==> flow/design.v <==
module SP(
	clk,
	rst_n,
	in_valid,
	in_data,
	in_mode,
	out_valid,
	out_data
);
input clk, rst_n, in_valid;
input [2:0] in_mode;
input [8:0] in_data;
output reg out_valid;
output reg [8:0] out_data;
integer i;
genvar idx;
parameter STATE_IDLE = 3'd0 ;
parameter STATE_MInv = 3'd1 ;
parameter STATE_MMul = 3'd2 ;
parameter STATE_Sort = 3'd3 ;
parameter STATE_Sum  = 3'd4 ;
parameter STATE_OUTPT= 3'd5 ;
reg [2:0] current_state, next_state;
reg [2:0] data_cnt;
reg [2:0] mode;
reg [8:0] a[0:5], b[0:5], c[0:5], d[0:5], e[0:5];
wire [8:0] next_c, next_e;
reg has_sent_b;
wire out_valid_b;
wire [8:0] next_b;
reg has_sent_mod;
reg [1:0] mm_stage;
wire [17:0] mul_in_s0[0:2], mul_in_s1[0:2];
reg [17:0] mul_in[0:2];
wire mul_out_valid[0:2];
wire [8:0] mul_out[0:2];
reg is_mod_finish[0:2];
wire is_all_mod_finish;
reg  [8:0] mul_out_s0[0:2], mul_out_s1[0:2];
reg flag_sort1, flag_sort2;
wire [8:0] next_d0, next_d1, next_d2, next_d3, next_d4, next_d5;
always @(posedge clk or negedge rst_n) begin
	if (!rst_n) 	current_state <= STATE_IDLE ;
	else 			current_state <= next_state ;
end
always @(*) begin
	next_state = current_state ;
	case(current_state)
		STATE_IDLE: begin
			if (data_cnt==6) begin
				if (mode[0]==1) 		next_state = STATE_MInv ;
				else if (mode[1]==1)	next_state = STATE_MMul ;
				else if (mode[2]==1)	next_state = STATE_Sort ;
				else 					next_state = STATE_Sum ;
			end
		end
		STATE_MInv: begin
			if (data_cnt==6) begin
				if (mode[1]==1)			next_state = STATE_MMul ;
				else if (mode[2]==1)	next_state = STATE_Sort ;
				else 					next_state = STATE_Sum ;
			end
		end
		STATE_MMul: begin
			if (mm_stage==3 && is_all_mod_finish==1) begin
				if (mode[2]==1)			next_state = STATE_Sort ;
				else 					next_state = STATE_Sum ;
			end
		end
		STATE_Sort:	if (flag_sort2==1)	next_state = STATE_Sum ;
		STATE_Sum: 	if (mm_stage==1 && is_all_mod_finish==1) 	next_state = STATE_OUTPT ;
		STATE_OUTPT:	if (data_cnt==6)	next_state = STATE_IDLE ;
	endcase
end
always @(posedge clk or negedge rst_n) begin
	if (!rst_n) 	has_sent_b <= 0 ;
	else begin
		if (next_state==STATE_MInv) begin
			if (has_sent_b==0)			has_sent_b <= 1 ;
			else if (out_valid_b==1)	has_sent_b <= 0 ;
		end
		else 	has_sent_b <= 0 ;
	end
end
ModularInversion U_MI( .clk(clk), .rst_n(rst_n), .in_valid( (!has_sent_b)&&(next_state==STATE_MInv) ), .in_a(a[0]), .out_valid(out_valid_b), .out_b(next_b) );
always @(posedge clk or negedge rst_n) begin
	if (!rst_n) 	has_sent_mod <= 0 ;
	else begin
		if (next_state==STATE_MMul || next_state==STATE_Sum) begin
			if (has_sent_mod==0)			has_sent_mod <= 1 ;
			else if (is_all_mod_finish==1)	has_sent_mod <= 0 ;
		end
		else 	has_sent_mod <= 0 ;
	end
end
always @(posedge clk or negedge rst_n) begin
	if (!rst_n) 	mm_stage <= 0 ;
	else begin
		if (next_state==STATE_MMul || next_state==STATE_Sum) begin
			if (is_all_mod_finish==1) 			mm_stage <= mm_stage + 1 ;
		end
		else 	mm_stage <= 0 ;
	end
end
assign mul_in_s0[0] = b[1] * b[2] ;     
assign mul_in_s0[1] = b[3] * b[4] ;     
assign mul_in_s0[2] = b[5] * b[0] ;     
assign mul_in_s1[0] = mul_out_s0[0] * mul_out_s0[1] ;     
assign mul_in_s1[1] = mul_out_s0[1] * mul_out_s0[2] ;     
assign mul_in_s1[2] = mul_out_s0[2] * mul_out_s0[0] ;     
always @(*) begin
	if (next_state==STATE_MMul) begin
		case(mm_stage)
			2'd0: begin
				mul_in[0] = mul_in_s0[0] ;
				mul_in[1] = mul_in_s0[1] ;
				mul_in[2] = mul_in_s0[2] ;
			end
			2'd1: begin
				mul_in[0] = mul_in_s1[0] ;
				mul_in[1] = mul_in_s1[1] ;
				mul_in[2] = mul_in_s1[2] ;
			end
			2'd2: begin
				mul_in[0] = mul_out_s1[0] * b[5] ;		 
				mul_in[1] = mul_out_s1[1] * b[1] ;		 
				mul_in[2] = mul_out_s1[2] * b[3] ;		 
			end
			2'd3: begin
				mul_in[0] = mul_out_s1[0] * b[0] ;		 
				mul_in[1] = mul_out_s1[1] * b[2] ;		 
				mul_in[2] = mul_out_s1[2] * b[4] ;		 
			end
		endcase
	end
	else begin
		case(mm_stage)
			2'd0: begin
				mul_in[0] = a[0] + b[0] + c[0] + d[0] ;
				mul_in[1] = a[2] + b[2] + c[2] + d[2] ;
				mul_in[2] = a[4] + b[4] + c[4] + d[4] ;
			end
			default: begin
				mul_in[0] = a[5] + b[5] + c[5] + d[5] ;
				mul_in[1] = a[1] + b[1] + c[1] + d[1] ;
				mul_in[2] = a[3] + b[3] + c[3] + d[3] ;
			end
		endcase
	end
end
generate
for( idx=0 ; idx<3 ; idx=idx+1) begin : mod_func
	Modular509 U_mod( .clk(clk), .rst_n(rst_n), .in_valid( (!has_sent_mod)&&(next_state==STATE_MMul || next_state==STATE_Sum) ), .in(mul_in[idx]), .out_valid(mul_out_valid[idx]), .out(mul_out[idx]) );
	always @(posedge clk or negedge rst_n) begin
		if (!rst_n) 	is_mod_finish[idx] <= 0 ;
		else begin
			if (mul_out_valid[idx]==1) 		is_mod_finish[idx] <= 1 ;
			else if (is_all_mod_finish==1)	is_mod_finish[idx] <= 0 ;
		end
	end
end
endgenerate
assign is_all_mod_finish = is_mod_finish[0] && is_mod_finish[1] && is_mod_finish[2] ;
generate
for( idx=0 ; idx<3 ; idx=idx+1) begin
	always @(posedge clk or negedge rst_n) begin
		if (!rst_n) 	mul_out_s0[idx] <= 0 ;
		else if (mul_out_valid[idx]==1 && mm_stage==0)	mul_out_s0[idx] <= mul_out[idx] ;     
	end
	always @(posedge clk or negedge rst_n) begin
		if (!rst_n) 	mul_out_s1[idx] <= 0 ;
		else if (mul_out_valid[idx]==1 && mm_stage==1)	mul_out_s1[idx] <= mul_out[idx] ;     
	end
end	
endgenerate
Sort U_Sort( .clk(clk), .rst_n(rst_n), .in0(c[0]), .in1(c[1]), .in2(c[2]), .in3(c[3]), .in4(c[4]), .in5(c[5]), 
			 .out0(next_d0), .out1(next_d1), .out2(next_d2), .out3(next_d3), .out4(next_d4), .out5(next_d5) );
always @(posedge clk or negedge rst_n) begin
	if (!rst_n)		flag_sort1 <= 0 ;
	else begin
		if (current_state==STATE_Sort)	flag_sort1 <= 1 ;
		else 		flag_sort1 <= 0 ;
	end
end
always @(posedge clk or negedge rst_n) begin
	if (!rst_n)		flag_sort2 <= 0 ;
	else 			flag_sort2 <= flag_sort1 ;
end
always @(posedge clk or negedge rst_n) begin
	if (!rst_n) begin
		for( i=0 ; i<6 ; i=i+1 )
			a[i] <= 0 ;
	end
	else begin
		if (in_valid==1) begin
			a[5] <= in_data ;
			for( i=0 ; i<5 ; i=i+1 )
				a[i] <= a[i+1] ;
		end
		else if (out_valid_b==1) begin
			a[5] <= a[0] ;
			for( i=0 ; i<5 ; i=i+1 )
				a[i] <= a[i+1] ;
		end
	end
end
always @(posedge clk or negedge rst_n) begin
	if (!rst_n) begin
		for( i=0 ; i<6 ; i=i+1 )
			b[i] <= 0 ;
	end
	else begin
		if (in_valid==1) begin
			b[5] <= in_data ;
			for( i=0 ; i<5 ; i=i+1 )
				b[i] <= b[i+1] ;
		end
		else if (out_valid_b==1) begin
			b[5] <= next_b ;
			for( i=0 ; i<5 ; i=i+1 )
				b[i] <= b[i+1] ;
		end
	end
end
always @(posedge clk or negedge rst_n) begin
	if (!rst_n) 	c[0] <= 0 ;
	else begin
		if (in_valid==1 || out_valid_b==1) 				c[0] <= c[1] ;
		else if (mm_stage==2 && is_mod_finish[0]==1) 	c[0] <= mul_out[0] ;
	end
end
always @(posedge clk or negedge rst_n) begin
	if (!rst_n) 	c[2] <= 0 ;
	else begin
		if (in_valid==1 || out_valid_b==1) 				c[2] <= c[3] ;
		else if (mm_stage==2 && is_mod_finish[1]==1) 	c[2] <= mul_out[1] ;
	end
end
always @(posedge clk or negedge rst_n) begin
	if (!rst_n) 	c[4] <= 0 ;
	else begin
		if (in_valid==1 || out_valid_b==1) 				c[4] <= c[5] ;
		else if (mm_stage==2 && is_mod_finish[2]==1) 	c[4] <= mul_out[2] ;
	end
end
always @(posedge clk or negedge rst_n) begin
	if (!rst_n) 	c[1] <= 0 ;
	else begin
		if (in_valid==1 || out_valid_b==1) 				c[1] <= c[2] ;
		else if (mm_stage==3 && is_mod_finish[0]==1) 	c[1] <= mul_out[1] ;
	end
end
always @(posedge clk or negedge rst_n) begin
	if (!rst_n) 	c[3] <= 0 ;
	else begin
		if (in_valid==1 || out_valid_b==1) 				c[3] <= c[4] ;
		else if (mm_stage==3 && is_mod_finish[1]==1) 	c[3] <= mul_out[2] ;
	end
end
always @(posedge clk or negedge rst_n) begin
	if (!rst_n) 	c[5] <= 0 ;
	else begin
		if (in_valid==1) 			c[5] <= in_data ;
		else if (out_valid_b==1)	c[5] <= next_b ;
		else if (mm_stage==3 && is_mod_finish[2]==1) 	c[5] <= mul_out[0] ;
	end
end
always @(posedge clk or negedge rst_n) begin
	if (!rst_n) 	d[0] <= 0 ;
	else begin
		if (in_valid==1 || out_valid_b==1) 				d[0] <= d[1] ;
		else if (mm_stage==2 && is_mod_finish[0]==1) 	d[0] <= mul_out[0] ;
		else if (current_state==STATE_Sort)				d[0] <= next_d0 ;
	end
end
always @(posedge clk or negedge rst_n) begin
	if (!rst_n) 	d[2] <= 0 ;
	else begin
		if (in_valid==1 || out_valid_b==1) 				d[2] <= d[3] ;
		else if (mm_stage==2 && is_mod_finish[1]==1) 	d[2] <= mul_out[1] ;
		else if (current_state==STATE_Sort)				d[2] <= next_d2 ;
	end
end
always @(posedge clk or negedge rst_n) begin
	if (!rst_n) 	d[4] <= 0 ;
	else begin
		if (in_valid==1 || out_valid_b==1) 				d[4] <= d[5] ;
		else if (mm_stage==2 && is_mod_finish[2]==1) 	d[4] <= mul_out[2] ;
		else if (current_state==STATE_Sort)				d[4] <= next_d4 ;
	end
end
always @(posedge clk or negedge rst_n) begin
	if (!rst_n) 	d[1] <= 0 ;
	else begin
		if (in_valid==1 || out_valid_b==1) 				d[1] <= d[2] ;
		else if (mm_stage==3 && is_mod_finish[0]==1) 	d[1] <= mul_out[1] ;
		else if (current_state==STATE_Sort)				d[1] <= next_d1 ;
	end
end
always @(posedge clk or negedge rst_n) begin
	if (!rst_n) 	d[3] <= 0 ;
	else begin
		if (in_valid==1 || out_valid_b==1) 				d[3] <= d[4] ;
		else if (mm_stage==3 && is_mod_finish[1]==1) 	d[3] <= mul_out[2] ;
		else if (current_state==STATE_Sort)				d[3] <= next_d3 ;
	end
end
always @(posedge clk or negedge rst_n) begin
	if (!rst_n) 	d[5] <= 0 ;
	else begin
		if (in_valid==1) 			d[5] <= in_data ;
		else if (out_valid_b==1)	d[5] <= next_b ;
		else if (mm_stage==3 && is_mod_finish[2]==1) 	d[5] <= mul_out[0] ;
		else if (current_state==STATE_Sort)				d[5] <= next_d5 ;
	end
end
always @(posedge clk or negedge rst_n) begin
	if (!rst_n) 	e[0] <= 0 ;
	else begin
		if (in_valid==1 || out_valid_b==1) 				e[0] <= e[1] ;
		else if (mm_stage==2 && is_mod_finish[0]==1) 	e[0] <= mul_out[0] ;
		else if (current_state==STATE_Sort)				e[0] <= next_d0 ;
		else if (current_state==STATE_Sum && mm_stage==0 && is_mod_finish[0]==1) 	e[0] <= mul_out[0] ;
	end
end
always @(posedge clk or negedge rst_n) begin
	if (!rst_n) 	e[2] <= 0 ;
	else begin
		if (in_valid==1 || out_valid_b==1) 				e[2] <= e[3] ;
		else if (mm_stage==2 && is_mod_finish[1]==1) 	e[2] <= mul_out[1] ;
		else if (current_state==STATE_Sort)				e[2] <= next_d2 ;
		else if (current_state==STATE_Sum && mm_stage==0 && is_mod_finish[1]==1) 	e[2] <= mul_out[1] ;
	end
end
always @(posedge clk or negedge rst_n) begin
	if (!rst_n) 	e[4] <= 0 ;
	else begin
		if (in_valid==1 || out_valid_b==1) 				e[4] <= e[5] ;
		else if (mm_stage==2 && is_mod_finish[2]==1) 	e[4] <= mul_out[2] ;
		else if (current_state==STATE_Sort)				e[4] <= next_d4 ;
		else if (current_state==STATE_Sum && mm_stage==0 && is_mod_finish[2]==1) 	e[4] <= mul_out[2] ;
	end
end
always @(posedge clk or negedge rst_n) begin
	if (!rst_n) 	e[1] <= 0 ;
	else begin
		if (in_valid==1 || out_valid_b==1) 				e[1] <= e[2] ;
		else if (mm_stage==3 && is_mod_finish[0]==1) 	e[1] <= mul_out[1] ;
		else if (current_state==STATE_Sort)				e[1] <= next_d1 ;
		else if (current_state==STATE_Sum && mm_stage==1 && is_mod_finish[0]==1) 	e[1] <= mul_out[1] ;
	end
end
always @(posedge clk or negedge rst_n) begin
	if (!rst_n) 	e[3] <= 0 ;
	else begin
		if (in_valid==1 || out_valid_b==1) 				e[3] <= e[4] ;
		else if (mm_stage==3 && is_mod_finish[1]==1) 	e[3] <= mul_out[2] ;
		else if (current_state==STATE_Sort)				e[3] <= next_d3 ;
		else if (current_state==STATE_Sum && mm_stage==1 && is_mod_finish[1]==1) 	e[3] <= mul_out[2] ;
	end
end
always @(posedge clk or negedge rst_n) begin
	if (!rst_n) 	e[5] <= 0 ;
	else begin
		if (in_valid==1) 			e[5] <= in_data ;
		else if (out_valid_b==1)	e[5] <= next_b ;
		else if (mm_stage==3 && is_mod_finish[2]==1) 	e[5] <= mul_out[0] ;
		else if (current_state==STATE_Sort)				e[5] <= next_d5 ;
		else if (current_state==STATE_Sum && mm_stage==1 && is_mod_finish[2]==1) 	e[5] <= mul_out[0] ;
	end
end
always @(posedge clk or negedge rst_n) begin
	if (!rst_n)		data_cnt <= 0 ;
	else begin
		if (data_cnt==6) 	data_cnt <= 0 ;
		else if (in_valid==1)	data_cnt <= data_cnt + 1 ;
		else if (out_valid_b==1)	data_cnt <= data_cnt + 1 ;
		else if (next_state==STATE_OUTPT)	data_cnt <= data_cnt + 1 ;
	end
end
always @(posedge clk or negedge rst_n) begin
	if (!rst_n) 	mode <= 0 ;
	else begin
		if (in_valid==1 && data_cnt==0)	
			mode <= in_mode ;
	end
end
always @(posedge clk or negedge rst_n) begin
	if (!rst_n) 	out_valid <= 0 ;
	else begin
		if (next_state==STATE_OUTPT) 	out_valid <= 1 ;
		else 		out_valid <= 0 ;
	end
end
always @(posedge clk or negedge rst_n) begin
	if (!rst_n) 	out_data <= 0 ;
	else begin
		if (next_state==STATE_OUTPT)	out_data <= e[data_cnt];
		else 		out_data <= 0 ;
	end
end
endmodule
module Modular509(clk, rst_n, in_valid, in, out_valid, out);
input clk, rst_n;
input in_valid;
input [17:0] in;
output reg out_valid;
output [8:0] out;
parameter S_IDLE  = 3'd0 ;
parameter S_INPUT = 3'd1 ;
parameter S_CALCU = 3'd2 ;
parameter S_OUTPT = 3'd3 ;
reg [1:0] current_state, next_state;
reg [11:0] in_r;
wire [2:0] overflow;
wire [8:0] nonoverflow;
always @(posedge clk or negedge rst_n) begin
	if (!rst_n) 	current_state <= S_IDLE ;
	else 			current_state <= next_state ;
end
always @(*) begin
	next_state = current_state ;
	case(current_state)
		S_IDLE: 	if (in_valid==1) 	next_state = S_INPUT ;
		S_INPUT: 	next_state = S_CALCU ;
		S_CALCU: 	if (in_r<509)		next_state = S_OUTPT ;
		S_OUTPT: 	next_state = S_IDLE ;
	endcase
end
always @(posedge clk or negedge rst_n) begin
	if (!rst_n) 	in_r <= 0 ;
	else begin
		if (next_state==S_INPUT)		in_r <= in[8:0] + in[17:9]*3 ;
		else if (next_state==S_CALCU)	in_r <= (in_r>=509) ? in_r - 509 : in_r ;
	end
end
always @(posedge clk or negedge rst_n) begin
	if (!rst_n) 	out_valid <= 0 ;
	else begin
		if (next_state==S_OUTPT) 	out_valid <= 1 ;
		else 						out_valid <= 0 ;
	end
end
assign out = in_r ;
endmodule
module ModularInversion(
	clk, 
	rst_n, 
	in_valid, 
	in_a, 
	out_valid, 
	out_b
);
input clk, rst_n;
input in_valid;
input [8:0] in_a;
output reg out_valid;
output reg [8:0] out_b;
parameter S_IDLE  = 2'd0 ;
parameter S_CALCU = 2'd1 ;
parameter S_MODUL = 2'd2 ;
parameter S_OUTPT = 2'd3 ;
reg [2:0] current_state, next_state;
reg [17:0] A, B;
reg [3:0] cnt;
wire out_valid_A, out_valid_B;
wire [8:0] next_A, next_B;
reg is_modA_finish, is_modB_finish;
wire is_mod_finish;
reg flag_sent;
always @(posedge clk or negedge rst_n) begin
	if (!rst_n) 	current_state <= S_IDLE ;
	else 			current_state <= next_state ;
end
always @(*) begin
	next_state = current_state ;
	case(current_state)
		S_IDLE: 	if (in_valid==1) 	next_state = S_CALCU ;
		S_CALCU: 	next_state = S_MODUL ;
		S_MODUL: 	if (is_mod_finish==1)	next_state = (cnt==10) ? S_OUTPT : S_CALCU ;
		S_OUTPT: 	next_state = S_IDLE ;
	endcase
end
Modular509 U_modA( .clk(clk), .rst_n(rst_n), .in_valid( (!flag_sent)&&(next_state==S_MODUL) ), .in(A), .out_valid(out_valid_A), .out(next_A) );
Modular509 U_modB( .clk(clk), .rst_n(rst_n), .in_valid( (!flag_sent)&&(next_state==S_MODUL) ), .in(B), .out_valid(out_valid_B), .out(next_B) );
always @(posedge clk or negedge rst_n) begin
	if (!rst_n) 	is_modA_finish <= 0 ;
	else begin
		if (out_valid_A==1)				is_modA_finish <= 1 ;
		else if (next_state==S_CALCU)	is_modA_finish <= 0 ;
	end
end
always @(posedge clk or negedge rst_n) begin
	if (!rst_n) 	is_modB_finish <= 0 ;
	else begin
		if (out_valid_B==1)				is_modB_finish <= 1 ;
		else if (next_state==S_CALCU)	is_modB_finish <= 0 ;
	end
end
assign is_mod_finish = is_modA_finish && is_modB_finish ;
always @(posedge clk or negedge rst_n) begin
	if (!rst_n) 	flag_sent <= 0 ;
	else begin
		if (next_state==S_MODUL)		flag_sent <= 1 ;
		else if (next_state==S_CALCU)	flag_sent <= 0 ;
	end
end
always @(posedge clk or negedge rst_n) begin
	if (!rst_n) 	cnt <= 0 ;
	else begin
		if (next_state==S_CALCU)		cnt <= cnt + 1 ;
		else if (next_state==S_OUTPT)	cnt <= 0 ;
	end
end
always @(posedge clk or negedge rst_n) begin
	if (!rst_n) 	A <= 0 ;
	else begin
		if (in_valid==1) 						A <= 1 ;
		else if (next_state==S_CALCU && cnt!=3)	A <= A*B ;
		else if (out_valid_A==1)				A <= next_A ;
	end
end
always @(posedge clk or negedge rst_n) begin
	if (!rst_n) 	B <= 0 ;
	else begin
		if (in_valid==1) 				B <= in_a ;
		else if (next_state==S_CALCU)	B <= B*B ;
		else if (out_valid_B==1)		B <= next_B ;
	end
end
always @(posedge clk or negedge rst_n) begin
	if (!rst_n) 	out_valid <= 0 ;
	else begin
		if (next_state==S_OUTPT)	out_valid <= 1 ;
		else 						out_valid <= 0 ;
	end
end
always @(posedge clk or negedge rst_n) begin
	if (!rst_n) 	out_b <= 0 ;
	else begin
		if (next_state==S_OUTPT)	out_b <= A ;
		else 						out_b <= 0 ;
	end
end
endmodule
module Sort(clk, rst_n, in0, in1, in2, in3, in4, in5, out0, out1, out2, out3, out4, out5);
input clk, rst_n;
input [8:0] in0, in1, in2, in3, in4, in5;
output [8:0] out0, out1, out2, out3, out4, out5;
wire [8:0] a[0:3], b[0:2], c[0:3], d[0:2], f[0:3], g[0:1];
reg [8:0] e[0:5];
assign a[0] = ( in0<in1 ) ? in0 : in1 ;
assign a[1] = ( in0<in1 ) ? in1 : in0 ;
assign a[2] = ( a[1]<in2 )? a[1] : in2 ;
assign a[3] = ( a[1]<in2 )? in2 : a[1] ;
assign b[0] = ( a[0]<a[2] ) ? a[0] : a[2] ;
assign b[1] = ( a[0]<a[2] ) ? a[2] : a[0] ;
assign b[2] = a[3] ;
assign c[0] = ( in3<in4 ) ? in3 : in4 ;
assign c[1] = ( in3<in4 ) ? in4 : in3 ;
assign c[2] = ( c[1]<in5 )? c[1] : in5 ;
assign c[3] = ( c[1]<in5 )? in5 : c[1] ;
assign d[0] = ( c[0]<c[2] ) ? c[0] : c[2] ;
assign d[1] = ( c[0]<c[2] ) ? c[2] : c[0] ;
assign d[2] = c[3] ;
always @(posedge clk or negedge rst_n) begin
	if (!rst_n) begin
		e[0] <= 0 ;
		e[1] <= 0 ;
		e[2] <= 0 ;
		e[3] <= 0 ;
		e[4] <= 0 ;
		e[5] <= 0 ;
	end
	else begin
		e[0] <= ( b[0]<d[0] ) ? b[0] : d[0] ;
		e[1] <= ( b[0]<d[0] ) ? d[0] : b[0] ;
		e[2] <= ( b[1]<d[1] ) ? b[1] : d[1] ;
		e[3] <= ( b[1]<d[1] ) ? d[1] : b[1] ;
		e[4] <= ( b[2]<d[2] ) ? b[2] : d[2] ;
		e[5] <= ( b[2]<d[2] ) ? d[2] : b[2] ;
	end
end
assign out0 = e[0] ;
assign out5 = e[5] ;
assign f[0] = ( e[1]<e[2] ) ? e[1] : e[2] ;
assign f[1] = ( e[1]<e[2] ) ? e[2] : e[1] ;
assign f[2] = ( e[3]<e[4] ) ? e[3] : e[4] ;
assign f[3] = ( e[3]<e[4] ) ? e[4] : e[3] ;
assign out1 = f[0] ;
assign out4 = f[3] ;
assign g[0] = ( f[1]<f[2] ) ? f[1] : f[2] ;
assign g[1] = ( f[1]<f[2] ) ? f[2] : f[1] ;
assign out2 = g[0] ;
assign out3 = g[1] ;
endmodule
# --- From RTL to reports: SP ---
# Module SP before and after one edit of its RTL, step after step.
# "before" refers to lines of the RTL above, "after" to lines of the edited file.
# "delta": "after" minus "before" as printed here.
# Cell names lack the library's common part.
inputs:
  top_module: "SP"
  clock_port: "clk"
  cell_library: "sky130hd"
  lib_corner: "tt_025C_1v80"

# --- Diff ---
# Unified diff, file above to edited file.
# A script made this edit; it was not meant as an optimisation.
# begin of diff
@@ -412,5 +412,5 @@
 parameter S_OUTPT = 3'd3 ;
 reg [1:0] current_state, next_state;
-reg [11:0] in_r;
+reg [12:0] in_r;
 wire [2:0] overflow;
 wire [8:0] nonoverflow;
# end of diff

# --- Elaborated design ---
# Yosys after proc, flatten, opt, wreduce and memory -nomap, before mapping. Print and check cells are not counted. Equal cells are merged and count once.
bits:
  columns: ["element", "before", "after", "delta"]
  rows:
  - ["regBits", 537, 542, 5]
  - ["output_inout_bits", 10, 10, 0]
op_classes:
  columns: ["element", "before", "after", "delta"]
  rows:
  - ["reduce_and_logical", 83, 83, 0]
  - ["n_mul", 19, 19, 0]
  - ["n_cmp", 22, 22, 0]
  - ["equal", 62, 62, 0]
  - ["n_addsub", 31, 31, 0]
  - ["mux", 197, 197, 0]
op_table:
  columns: ["cell", "before", "after", "delta"]
  rows:
  - ["two-way mux 12 bit", 18, 3, -15]
  - ["two-way mux 13 bit", 0, 15, 15]
  - [">= comparator 12 x 9 -> 1 bit (second input constant)", 5, 0, -5]
  - ["less-than comparator 12 x 9 -> 1 bit (second input constant)", 5, 0, -5]
  - ["subtractor 12 x 9 -> 12 bit (second input constant)", 5, 0, -5]
  - [">= comparator 13 x 9 -> 1 bit (second input constant)", 0, 5, 5]
  - ["less-than comparator 13 x 9 -> 1 bit (second input constant)", 0, 5, 5]
  - ["subtractor 13 x 9 -> 13 bit (second input constant)", 0, 5, 5]
  - ["adder 9 x 12 -> 12 bit", 3, 0, -3]
  - ["adder 9 x 13 -> 13 bit", 0, 3, 3]
# Operator kinds equal on both sides are left out: 41.

# --- Longest topological paths ---
# Depth = most cells in a row (Yosys ltp): at word level without a register or memory, in the mapped netlist without a sequential cell, where the memories' decode and read muxes count.
logic_depth:
  columns: ["element", "before", "after", "delta"]
  rows:
  - ["ltp_word", 16, 16, 0]
  - ["abc_area", "0", "0", null]
  - ["ltp_mapped", 47, 45, -2]

# --- Mapped cells and area ---
# The flow's flattened synthesis, as Yosys stat reports it; memories are mapped. The netlist is that of the ABC_AREA named above (0 if unset); the other value can give another one.
types:
  columns: ["type", "before", "after", "delta"]
  rows:
  - ["nand2_1", 1259, 1341, 82]
  - ["inv_1", 1477, 1432, -45]
  - ["a21oi_1", 516, 480, -36]
  - ["o21ai_0", 335, 308, -27]
  - ["nor2_1", 420, 443, 23]
  - ["nor2b_1", 49, 70, 21]
  - ["and3_1", 25, 43, 18]
  - ["nand3_1", 67, 82, 15]
  - ["a31oi_1", 66, 81, 15]
  - ["a21o_1", 136, 122, -14]
  - ["mux2_2", 74, 88, 14]
  - ["mux2_1", 0, 14, 14]
  - ["o211ai_1", 40, 53, 13]
  - ["a222oi_1", 36, 48, 12]
  - ["nor3b_1", 18, 6, -12]
  - ["or3_1", 23, 33, 10]
  - ["clkbuf_1", 425, 417, -8]
  - ["a211oi_1", 88, 80, -8]
# Cell types equal on both sides are left out: 20.
# Not every row of either side is listed.
synth_totals:
  columns: ["element", "before", "after", "delta"]
  rows:
  - ["mapped_area_mm2", 0.07823, 0.0788406, 0.0006106]
  - ["flip_flops", 551, 556, 5]
  - ["stdcells", 9102, 9183, 81]
  - ["buf_cells", 472, 470, -2]
# By module: a second synthesis without flattening, with its own total; a netlist apart from the flattened one above.
hier_totals:
  columns: ["element", "before", "after", "delta"]
  rows:
  - ["cells_unflattened", 9037, 9067, 30]
  - ["area_unflattened_mm2", 0.0783451, 0.0789833, 0.0006382]
# Each row is one instance without its submodules.
by_module_before:
  columns: ["mod", "mod_seq_area_mm2", "cells", "area_mm2", "instances"]
  rows:
  - ["SP", 0.0088848, 6105, 0.0525291, 1]
  - ["ModularInversion", 0.0014276, 1285, 0.0115311, 1]
  - ["Modular509", 0.0004267, 175, 0.0015753, 5]
  - ["Sort", 0.0013513, 772, 0.0064086, 1]
by_module_after:
  columns: ["mod", "mod_seq_area_mm2", "cells", "area_mm2", "instances"]
  rows:
  - ["SP", 0.0088848, 6105, 0.0525291, 1]
  - ["ModularInversion", 0.0014276, 1285, 0.0115311, 1]
  - ["Modular509", 0.0004517, 181, 0.0017029, 5]
  - ["Sort", 0.0013513, 772, 0.0064086, 1]

# --- Path before layout ---
# Path of least setup slack by OpenSTA after synthesis, without wires, with an ideal clock, recovery checks aside; 20% of the period is set as input and as output delay. Where synthesis merged equal registers, the netlist keeps one of their names.
synth_timing:
  columns: ["element", "before", "after", "delta"]
  rows:
  - ["path_kind", "register to register", "register to register", null]
  - ["from", "register c[4][5]", "register c[1][4]", null]
  - ["to", "register U_Sort.e[0][4]", "register U_Sort.e[2][4]", null]
  - ["t_first_pin_ps", 0, 0, 0]
  - ["period_ps", 9000, 9000, 0]
  - ["setup_slack_ps", 848, 570, -278]
  - ["required_time_ps", 8921, 8872, -49]
  - ["arrival_time_ps", 8073, 8302, 229]
  - ["delay_ps", 8152, 8430, 278]
  - ["driving_pins", 42, 42, 0]
  - ["period_less_setup_slack_ps", 8152, 8430, 278]
# "delay_ps" is the arrival time less input delay plus setup time.
# "driving_pins": output pins that drive a net of the path, with the launching flip-flop's if there is one; two outputs of one cell count as two.
# "period_less_setup_slack_ps" is the clock period less the worst setup slack; recovery checks do not enter. This is arithmetic on one report: input and output delays are still those of the set period (20% each).
# The rows between start and end are the longest chain of elaborated cells between them; the timing report does not say that the signal goes this way. Where chains are equally long, one stands for them.
# Each line given opens the expression or statement behind the cell; cells for indexed reads and writes are added by Yosys, which also makes memories of some case tables.
# A register here has more assigning lines than the two given.
synth_via_before:
  cell_sequence: "dfrtp_1 inv_1 ha_1 and4_1 a2111oi_0 o21a_1 o21ba_2 clkbuf_1 clkbuf_1 mux2_2 ha_1 a21o_1 a21o_1 a21oi_1 o21ai_0 a31oi_1 buf_2 a21oi_1 (+6 left out) o211ai_1 nor2_2 clkbuf_1 nor2_1 a21oi_1 ha_1 a21oi_1 nor2b_1 o21ai_0 nand2b_1 a21oi_1 nor2b_1 o21ai_0 nand2b_1 a21o_1 a21oi_4 buf_4 mux2i_1"
  elab_chain_cells: 8
synth_rtl_before:
  columns: ["element", "line_no", "rtl"]
  rows:
  - ["from (decl)", 26, "reg [8:0] a[0:5], b[0:5], c[0:5], d[0:5], e[0:5];"]
  - ["from (assign)", 242, "if (in_valid==1 || out_valid_b==1) c[4] <= c[5] ;"]
  - ["from (assign)", 243, "else if (mm_stage==2 && is_mod_finish[2]==1) c[4] <= mul_out[2] ;"]
  - ["less-than comparator 9 bit", 560, "assign c[1] = ( in3<in4 ) ? in4 : in3 ;"]
  - ["two-way mux 9 bit", 560, null]
  - ["less-than comparator 9 bit", 561, "assign c[2] = ( c[1]<in5 )? c[1] : in5 ;"]
  - ["two-way mux 9 bit", 561, null]
  - ["less-than comparator 9 bit", 563, "assign d[0] = ( c[0]<c[2] ) ? c[0] : c[2] ;"]
  - ["two-way mux 9 bit", 563, null]
  - ["less-than comparator 9 bit", 576, "e[0] <= ( b[0]<d[0] ) ? b[0] : d[0] ;"]
  - ["two-way mux 9 bit", 576, null]
  - ["to (assign)", 568, "e[0] <= 0 ;"]
  - ["to (assign)", 576, null]
  - ["to (decl)", 551, "reg [8:0] e[0:5];"]
synth_via_after:
  cell_sequence: "dfrtp_1 inv_1 ha_1 and4_1 a2111oi_2 o21ai_1 a21oi_1 clkbuf_1 clkbuf_1 mux2_2 ha_1 a21o_1 a21o_1 a21oi_1 o21ai_0 a31oi_2 clkbuf_1 a21oi_1 (+6 left out) a21oi_1 nand2_1 clkbuf_1 nand2_1 o21ai_0 ha_1 a21oi_1 nor2b_1 o21ai_0 nand2b_1 a21oi_1 nor2b_1 o21ai_0 nand2b_1 a21o_1 a21oi_4 buf_6 mux2_1"
  elab_chain_cells: 8
synth_rtl_after:
  columns: ["element", "line_no", "rtl"]
  rows:
  - ["from (decl)", 26, "reg [8:0] a[0:5], b[0:5], c[0:5], d[0:5], e[0:5];"]
  - ["from (assign)", 249, "if (in_valid==1 || out_valid_b==1) c[1] <= c[2] ;"]
  - ["from (assign)", 250, "else if (mm_stage==3 && is_mod_finish[0]==1) c[1] <= mul_out[1] ;"]
  - ["less-than comparator 9 bit", 553, "assign a[1] = ( in0<in1 ) ? in1 : in0 ;"]
  - ["two-way mux 9 bit", 553, null]
  - ["less-than comparator 9 bit", 554, "assign a[2] = ( a[1]<in2 )? a[1] : in2 ;"]
  - ["two-way mux 9 bit", 554, null]
  - ["less-than comparator 9 bit", 557, "assign b[1] = ( a[0]<a[2] ) ? a[2] : a[0] ;"]
  - ["two-way mux 9 bit", 557, null]
  - ["less-than comparator 9 bit", 578, "e[2] <= ( b[1]<d[1] ) ? b[1] : d[1] ;"]
  - ["two-way mux 9 bit", 578, null]
  - ["to (assign)", 570, "e[2] <= 0 ;"]
  - ["to (assign)", 578, null]
  - ["to (decl)", 551, "reg [8:0] e[0:5];"]

# --- Path in the finished layout ---
# Path of least setup slack in the final report of each run of pair A (OpenROAD, finished layout, wires in). Where an end is a register, its clock arrival counts in the times.
# The report prints the path's times to 10 ps; the period is as set.
layout_timing:
  columns: ["element", "before", "after", "delta"]
  rows:
  - ["path_kind", "register to register", "register to register", null]
  - ["from", "register b[1][5]", "register mul_out_s0[1][0]", null]
  - ["to", "register mod_func[0].U_mod.in_r[9]", "register mod_func[0].U_mod.in_r[9]", null]
  - ["t_first_pin_ps", 700, 670, -30]
  - ["required_time_ps", 9590, 9560, -30]
  - ["driving_pins", 29, 32, 3]
  - ["setup_slack_ps", 560, 440, -120]
  - ["arrival_time_ps", 9030, 9120, 90]
  - ["period_ps", 9000, 9000, 0]
# The rows between start and end are the longest chain of elaborated cells between them; the timing report does not say that the signal goes this way. Where chains are equally long, one stands for them.
# A register here has more assigning lines than the two given.
layout_via_before:
  cell_sequence: "dfrtp_1 nand2_1 fa_1 inv_1 fa_1 inv_1 fa_1 fa_1 inv_1 ha_1 a2111oi_0 o21ai_1 a41oi_1 xnor2_1 a221oi_2 and2_1 nor2_1 ha_1 a31oi_1 mux2i_1 xor2_1 ha_1 nor2b_1 o21a_1 o21ai_0 nand2b_1 a21oi_1 xnor2_1 a31o_1"
  elab_chain_cells: 6
layout_rtl_before:
  columns: ["element", "line_no", "rtl"]
  rows:
  - ["from (decl)", 26, "reg [8:0] a[0:5], b[0:5], c[0:5], d[0:5], e[0:5];"]
  - ["from (assign)", 216, "b[i] <= b[i+1] ;"]
  - ["from (assign)", 221, "b[i] <= b[i+1] ;"]
  - ["multiplier 9 x 9 -> 18 bit", 105, "assign mul_in_s0[0] = b[1] * b[2] ;"]
  - ["case mux 18 bit (select 4 bit)", 113, "case(mm_stage)"]
  - ["two-way mux 18 bit", 112, "if (next_state==STATE_MMul) begin"]
  - ["multiplier 9 x 2 -> 11 bit", 433, "if (next_state==S_INPUT) in_r <= in[8:0] + in[17:9]*3 ;"]
  - ["adder 9 x 12 -> 12 bit", 433, null]
  - ["two-way mux 12 bit", 433, null]
  - ["to (assign)", 433, null]
  - ["to (assign)", 434, "else if (next_state==S_CALCU) in_r <= (in_r>=509) ? in_r - 509 : in_r ;"]
  - ["to (decl)", 414, "reg [11:0] in_r;"]
layout_via_after:
  cell_sequence: "dfrtp_1 nand2_1 fa_1 inv_1 fa_1 inv_1 fa_1 fa_1 inv_1 ha_1 o21ai_0 nor2_1 o21a_1 nor2_1 xnor2_1 a222oi_1 nor2_1 a211oi_1 a21oi_1 ha_1 fa_1 a31oi_1 a21oi_1 a211o_1 a21oi_1 xnor2_1 ha_1 nor2b_1 o21ai_0 nand2b_1 xor2_1 o221ai_1"
  elab_chain_cells: 6
layout_rtl_after:
  columns: ["element", "line_no", "rtl"]
  rows:
  - ["from (decl)", 39, "reg  [8:0] mul_out_s0[0:2], mul_out_s1[0:2];"]
  - ["from (assign)", 167, "if (!rst_n) mul_out_s0[idx] <= 0 ;"]
  - ["from (assign)", 168, "else if (mul_out_valid[idx]==1 && mm_stage==0) mul_out_s0[idx] <= mul_out[idx] ;"]
  - ["multiplier 9 x 9 -> 18 bit", 108, "assign mul_in_s1[0] = mul_out_s0[0] * mul_out_s0[1] ;"]
  - ["case mux 18 bit (select 4 bit)", 113, "case(mm_stage)"]
  - ["two-way mux 18 bit", 112, "if (next_state==STATE_MMul) begin"]
  - ["multiplier 9 x 2 -> 11 bit", 433, "if (next_state==S_INPUT) in_r <= in[8:0] + in[17:9]*3 ;"]
  - ["adder 9 x 13 -> 13 bit", 433, null]
  - ["two-way mux 13 bit", 433, null]
  - ["to (assign)", 433, null]
  - ["to (assign)", 434, "else if (next_state==S_CALCU) in_r <= (in_r>=509) ? in_r - 509 : in_r ;"]
  - ["to (decl)", 414, "reg [12:0] in_r;"]

# --- Measured runs ---
# Runs of the flow (Yosys, OpenROAD) on both versions; the two runs of a pair have the same settings. The constraints put input and output delay at 20% of the set period each and load the outputs with 0.01 pF.
settings_pair_A:
  period_ns: 9.0
  CAP_MARGIN: 20
  CORE_MARGIN: 2
  CORE_UTILIZATION: 40
  SLEW_MARGIN: 20
measured_pair_A:
  columns: ["element", "before", "after", "delta"]
  rows:
  - ["post_synth_area_mm2", 0.07823, 0.0788406, 0.0006106]
  - ["finalCellArea_mm2", 0.0841319, 0.0849853, 0.0008534]
  - ["layout_utilization_frac", 0.432, 0.435, 0.003]
  - ["setup_worst_slack_ps", 561, 440, -121]
  - ["dieArea_mm2", 0.19913, 0.200668, 0.001538]
  - ["final_setup_tns_ps", 0, 0, 0]
  - ["design_power_w", 0.016953, 0.0168, -0.000153]
  - ["fin_hold_ws_ps", 349, 362, 13]
settings_pair_B:
  CELL_PAD_IN_SITES_GLOBAL_PLACEMENT: 1
  CORE_UTILIZATION: 43
  CTS_CLUSTER_DIAMETER: 382
  GPL_ROUTABILITY_DRIVEN: 0
  GPL_TIMING_DRIVEN: 1
  MIN_ROUTING_LAYER: "met1"
  PLACE_DENSITY_LB_ADDON: 0.11
  SLEW_MARGIN: 35
  period_ns: 4.97
  CAP_MARGIN: 20
  CORE_MARGIN: 2
measured_pair_B:
  columns: ["element", "before", "after", "delta"]
  rows:
  - ["post_synth_area_mm2", 0.07823, 0.0788406, 0.0006106]
  - ["finalCellArea_mm2", 0.102232, 0.101711, -0.000521]
  - ["layout_utilization_frac", 0.566, 0.557, -0.009]
  - ["setup_worst_slack_ps", -2340, -2447, -107]
  - ["dieArea_mm2", 0.185356, 0.186793, 0.001437]
  - ["final_setup_tns_ps", -148877, -164978, -16101]
  - ["design_power_w", 0.043736, 0.040747, -0.002989]
# "design_power_w": no workload was simulated; the value follows from the tool's default switching activity.
